==> flow/design.v <==
module seq_mult(d, done, clk, a, b, go, reset);
  parameter n=32, log2n=5;
  output [2*n-1:0] d;
  output reg done;
	input clk;
	input [n-1:0] a, b;
	input go, reset;
	reg c;
	reg [n-1:0] p, q, m;
	reg [log2n:0]count;
	reg [n:0] sum;
	reg [log2n:0] count_n;
	always @(posedge clk, posedge reset)
		if(reset == 1) begin
			done <= 0;
		end
    else if(reset == 0) begin
			if(go) begin
				c <= 0;
        p <= 0;
				q <= a;
				m <= b;
				done <= 0;
				count <= n;
      end
			else if (!done) begin
				if (q[0] == 0) begin
					sum = 0 + p; 
				end
				else begin
					sum = m + p; 
				end
				{c,p,q} <= {sum,q} >> 1;
				count_n = count - 1;
				count <= count_n;
				if (count_n == 0) begin
					done <= 1;
				end
			end
		end
	assign d = {p,q};
endmodule
Ticket comment

-- Reports on seq_mult
Module seq_mult before and after one edit of its RTL, step after step.
Lines under "original" count in the file above, lines under "edited" in the edited file.
"change": "edited" minus "original" as printed here. "rel. change": 100 x difference / "original".
A cell with -- has no value.
- top module: seq_mult
- clock input: clk
- library: sky130hd
- corner: tt_025C_1v80

-- Diff
The edit as a unified diff against the file above.
A script made this edit. It changes what the design does and was not meant as an optimisation.
begin of diff
@@ -11,9 +11,6 @@
 	reg [n:0] sum;
 	reg [log2n:0] count_n;
-	always @(posedge clk, posedge reset)
-		if(reset == 1) begin
-			done <= 0;
-		end
-    else if(reset == 0) begin
+	always @(posedge clk)
+		if(reset == 0) begin
 			if(go) begin
 				c <= 0;
end of diff

-- Word-level counts
Source: Yosys, flattened and elaborated, memories not mapped. Widths are those after wreduce. Registers that Yosys merges into a memory's read port (data or address) are not register bits. Print and check cells do not count. Equal cells are merged and count once.
- storage and ports (what ; original ; edited ; change ; rel. change (%)):
    bits in registers ; 103 ; 103 ; 0 ; 0.00
    input bits ; 67 ; 67 ; 0 ; 0.00
    output and inout bits ; 65 ; 65 ; 0 ; 0.00
    elaborated cells ; 20 ; 19 ; -1 ; -5.00
- cells by class (what ; original ; edited ; change ; rel. change (%)):
    $add $sub $neg ; 2 ; 2 ; 0 ; 0.00
    eq/ne operators ; 1 ; 1 ; 0 ; 0.00
    muxes and demuxes ; 8 ; 7 ; -1 ; -12.50
    bitwise logic cells ; 1 ; 1 ; 0 ; 0.00
    reduce/logical cells ; 3 ; 3 ; 0 ; 0.00
- operator list (cell ; original ; edited ; change ; rel. change (%)):
    two-way mux 1 bit ; 3 ; 2 ; -1 ; -33.33
    two-way mux 32 bit ; 3 ; 3 ; 0 ; 0.00
    AND reduction 2 bit ; 2 ; 2 ; 0 ; 0.00
    adder 32 x 32 -> 33 bit ; 1 ; 1 ; 0 ; 0.00
    logical NOT 6 bit ; 1 ; 1 ; 0 ; 0.00
    two-way mux 33 bit ; 1 ; 1 ; 0 ; 0.00
    two-way mux 6 bit ; 1 ; 1 ; 0 ; 0.00
    inequality test 2 x 1 -> 1 bit (second input constant) ; 1 ; 1 ; 0 ; 0.00
    inverter 1 bit ; 1 ; 1 ; 0 ; 0.00
    subtractor 6 x 1 -> 6 bit (second input constant) ; 1 ; 1 ; 0 ; 0.00

-- Logic depth
Yosys ltp: most cells in a row. Word level: on the elaborated netlist, between registers, memories and ports. Mapped: between sequential cells and ports; inverters and the memories' decode and read muxes count.
- depth (what ; original ; edited ; change ; rel. change (%)):
    depth after elaboration ; 5 ; 4 ; -1 ; -20.00
    ABC_AREA ; 0 ; 0 ; -- ; --
    depth in mapped cells ; 9 ; 10 ; +1 ; +11.11
    depth with buffers taken out ; 9 ; 10 ; +1 ; +11.11

-- Netlist
Source: synth_stat.txt of the flow (Yosys; design flattened, memories mapped). It holds for the ABC_AREA given above (unset counts as 0); a run with the other value may have another netlist.
- cell types (type ; original ; edited ; change ; rel. change (%)):
    sky130_fd_sc_hd__a22o_1 ; 0 ; 15 ; +15 ; --
    sky130_fd_sc_hd__nand2_1 ; 34 ; 22 ; -12 ; -35.29
    sky130_fd_sc_hd__o21ai_0 ; 25 ; 13 ; -12 ; -48.00
    sky130_fd_sc_hd__xnor2_1 ; 13 ; 24 ; +11 ; +84.62
    sky130_fd_sc_hd__or3_1 ; 9 ; 3 ; -6 ; -66.67
    sky130_fd_sc_hd__a32o_1 ; 8 ; 2 ; -6 ; -75.00
    sky130_fd_sc_hd__nand2b_1 ; 7 ; 2 ; -5 ; -71.43
    sky130_fd_sc_hd__a21oi_2 ; 5 ; 0 ; -5 ; -100.00
    sky130_fd_sc_hd__a31oi_1 ; 0 ; 5 ; +5 ; --
    sky130_fd_sc_hd__nor2_1 ; 37 ; 33 ; -4 ; -10.81
    sky130_fd_sc_hd__a21oi_1 ; 33 ; 37 ; +4 ; +12.12
    sky130_fd_sc_hd__and3_1 ; 5 ; 1 ; -4 ; -80.00
    sky130_fd_sc_hd__buf_2 ; 4 ; 0 ; -4 ; -100.00
    sky130_fd_sc_hd__a21o_1 ; 16 ; 13 ; -3 ; -18.75
    sky130_fd_sc_hd__a221o_1 ; 3 ; 0 ; -3 ; -100.00
    sky130_fd_sc_hd__a21boi_1 ; 0 ; 3 ; +3 ; --
    sky130_fd_sc_hd__mux2i_1 ; 9 ; 11 ; +2 ; +22.22
    sky130_fd_sc_hd__clkbuf_1 ; 8 ; 10 ; +2 ; +25.00
Not every row of either side is listed.
- synthesis totals (what ; original ; edited ; change ; rel. change (%)):
    cell count ; 491 ; 455 ; -36 ; -7.33
    mapped area (µm²) ; 5855.6 ; 5660.4 ; -195.2 ; -3.33
    sequential part of the area (µm²) ; 3088.0 ; 3093.0 ; +5.0 ; +0.16
    flip-flop cells ; 103 ; 103 ; 0 ; 0.00
    buffer cells ; 17 ; 15 ; -2 ; -11.76

-- Worst setup path after synthesis
Path of least setup slack by OpenSTA after synthesis, without wires, with an ideal clock, recovery checks aside; 20% of the period is set as input and as output delay. Where synthesis merged equal registers, the netlist keeps one of their names.
- path after synthesis (what ; original ; edited ; change ; rel. change (%)):
    path kind ; in2reg ; in2reg ; -- ; --
    start ; in go ; in go ; -- ; --
    end ; reg count[0] ; reg count[0] ; -- ; --
    period (ns) ; 3.3 ; 3.3 ; 0.0 ; 0.00
    external input delay (ns) ; 0.660 ; 0.660 ; 0.000 ; 0.00
    library setup time (ns) ; 0.522 ; 0.522 ; 0.000 ; --
    time at the first pin (ns) ; 0.660 ; 0.660 ; 0.000 ; 0.00
    arrival (ns) ; 4.501 ; 4.453 ; -0.048 ; -1.07
    required time (ns) ; 2.778 ; 2.778 ; 0.000 ; 0.00
    path slack (ns) ; -1.723 ; -1.675 ; +0.048 ; --
    path delay (ns) ; 4.363 ; 4.315 ; -0.048 ; -1.10
    driving pins on the path ; 3 ; 3 ; 0 ; 0.00
    buffers on the path ; 1 ; 1 ; 0 ; 0.00
    period reached after synthesis (ns) ; 5.023 ; 4.975 ; -0.048 ; -0.96
"path delay" = arrival - input delay + setup time.
"driving pins on the path" counts driving pins, that of a launching flip-flop among them; a cell with two outputs on the path counts twice.
"period reached after synthesis" = period - worst setup slack (recovery checks aside). The figure is calculated, with input and output delays left at 20% of the set period.
Between the ends stands the longest chain of elaborated cells between them, by number of cells; it is not shown to be the way that was timed. Of several equally long chains one is given.
Each line given opens the expression or statement behind the cell; cells for indexed reads and writes are added by Yosys, which also makes memories of some case tables.
Between the ends, after synthesis, original:
- path through: sky130_fd_sc_hd__clkbuf_1 > sky130_fd_sc_hd__inv_1 > sky130_fd_sc_hd__a21oi_1
- noted length of the longest elaborated chain: 0
- noted elaborated cells between the ends (all ways): 0
- source lines of those cells: 0
- ends and longest elaborated chain, after synthesis, original (what ; RTL line ; text):
    start, declared ; 7 ; input go, reset;
    end, assigned ; 24 ; count <= n;
    end, assigned ; 35 ; count <= count_n;
    end, declared ; 10 ; reg [log2n:0]count;
Between the ends, after synthesis, edited:
- path through: sky130_fd_sc_hd__clkbuf_1 > sky130_fd_sc_hd__inv_1 > sky130_fd_sc_hd__a21oi_1
- noted length of the longest elaborated chain: 2
- noted elaborated cells between the ends (all ways): 2
- source lines of those cells: 0
- those cells by class: eq/ne (1); reduce/logical (1)
- ends and longest elaborated chain, after synthesis, edited (what ; RTL line ; text):
    start, declared ; 7 ; input go, reset;
    inequality test 2 x 1 -> 1 bit ; -- ;
    AND reduction 2 bit ; -- ;
    end, assigned ; 21 ; count <= n;
    end, assigned ; 32 ; count <= count_n;
    end, declared ; 10 ; reg [log2n:0]count;

-- Path in the finished layout
Path of least setup slack in the final report of the runs of set A (OpenROAD, finished layout, wires in). Where an end is a register, its clock arrival counts in the times.
- path after layout (what ; original ; edited ; change ; rel. change (%)):
    path kind ; reg2reg ; reg2reg ; -- ; --
    start ; reg p[0] ; reg p[0] ; -- ; --
    end ; reg p[27] ; reg p[29] ; -- ; --
    period (ns) ; 3.3 ; 3.3 ; 0.0 ; 0.00
    library setup time (ns) ; 0.24 ; 0.24 ; 0.00 ; --
    time at the first pin (ns) ; 0.36 ; 0.35 ; -0.01 ; -2.78
    arrival (ns) ; 3.03 ; 3.17 ; +0.14 ; +4.62
    required time (ns) ; 3.42 ; 3.41 ; -0.01 ; -0.29
    path slack (ns) ; 0.40 ; 0.24 ; -0.16 ; --
    driving pins on the path ; 10 ; 11 ; +1 ; +10.00
    buffers on the path ; 0 ; 0 ; 0 ; --
Between the ends stands the longest chain of elaborated cells between them, by number of cells; it is not shown to be the way that was timed. Of several equally long chains one is given.
Between the ends, after layout, original:
- path through: sky130_fd_sc_hd__edfxtp_1 > sky130_fd_sc_hd__ha_1 > sky130_fd_sc_hd__fa_1 > sky130_fd_sc_hd__a21o_1 > sky130_fd_sc_hd__nand4_1 > sky130_fd_sc_hd__a21oi_1 > sky130_fd_sc_hd__o211ai_2 > sky130_fd_sc_hd__a21oi_1 > sky130_fd_sc_hd__or3_1 > sky130_fd_sc_hd__a32o_1
- noted length of the longest elaborated chain: 3
- noted elaborated cells between the ends (all ways): 3
- source lines of those cells: 3
- those cells by class: add/sub (1); mux (2)
- ends and longest elaborated chain, after layout, original (what ; RTL line ; text):
    start, declared ; 9 ; reg [n-1:0] p, q, m;
    start, assigned ; 20 ; p <= 0;
    adder 32 x 32 -> 33 bit ; 31 ; sum = m + p;
    two-way mux 33 bit ; 27 ; if (q[0] == 0) begin
    two-way mux 32 bit ; 26 ; else if (!done) begin
    end, assigned ; 20 ;
    end, declared ; 9 ;
Between the ends, after layout, edited:
- path through: sky130_fd_sc_hd__edfxtp_1 > sky130_fd_sc_hd__ha_1 > sky130_fd_sc_hd__fa_1 > sky130_fd_sc_hd__a21o_1 > sky130_fd_sc_hd__a31oi_1 > sky130_fd_sc_hd__o21ai_2 > sky130_fd_sc_hd__a21oi_4 > sky130_fd_sc_hd__a31oi_2 > sky130_fd_sc_hd__a221oi_2 > sky130_fd_sc_hd__xnor2_1 > sky130_fd_sc_hd__a22o_1
- noted length of the longest elaborated chain: 3
- noted elaborated cells between the ends (all ways): 3
- source lines of those cells: 3
- those cells by class: add/sub (1); mux (2)
- ends and longest elaborated chain, after layout, edited (what ; RTL line ; text):
    start, declared ; 9 ; reg [n-1:0] p, q, m;
    start, assigned ; 17 ; p <= 0;
    adder 32 x 32 -> 33 bit ; 28 ; sum = m + p;
    two-way mux 33 bit ; 24 ; if (q[0] == 0) begin
    two-way mux 32 bit ; 23 ; else if (!done) begin
    end, assigned ; 17 ;
    end, declared ; 9 ;

-- Flow runs
Runs of the flow (Yosys, OpenROAD) on both versions; the two runs of a pair have the same settings. The constraints put input and output delay at 20% of the set period each and load the outputs with 0.01 pF.
Flow settings, set A:
- CORE_UTILIZATION: 40
- PLACE_DENSITY: 0.6
- period_ns at 3.3
- noted CAP_MARGIN: 20
- CORE_MARGIN at 2
- noted SLEW_MARGIN: 20
- results, set A (what ; original ; edited ; change ; rel. change (%)):
    cell area after synthesis (µm²) ; 5855.6 ; 5660.4 ; -195.2 ; -3.33
    die size (µm²) ; 15622.5 ; 15119.2 ; -503.3 ; -3.22
    standard-cell area after layout (µm²) ; 7676.1 ; 7514.7 ; -161.4 ; -2.10
    final design utilization ; 0.532 ; 0.543 ; +0.011 ; --
    setup slack of the worst path (ns) ; 0.396 ; 0.243 ; -0.153 ; --
Flow settings, set B:
- noted CELL_PAD_IN_SITES_GLOBAL_PLACEMENT: 1
- CORE_MARGIN at 4
- CORE_UTILIZATION: 38
- noted GPL_ROUTABILITY_DRIVEN: 0
- noted GPL_TIMING_DRIVEN: 0
- MIN_ROUTING_LAYER: met2
- SETUP_SLACK_MARGIN: 0.27
- noted SLEW_MARGIN: 0
- period_ns at 2.03
- noted CAP_MARGIN: 20
- results, set B (what ; original ; edited ; change ; rel. change (%)):
    cell area after synthesis (µm²) ; 5855.6 ; 5660.4 ; -195.2 ; -3.33
    die size (µm²) ; 17459.7 ; 16913.0 ; -546.7 ; -3.13
    standard-cell area after layout (µm²) ; 8757.1 ; 8409.3 ; -347.8 ; -3.97
    final design utilization ; 0.578 ; 0.576 ; -0.002 ; --
    setup slack of the worst path (ns) ; -0.686 ; -0.678 ; +0.008 ; --
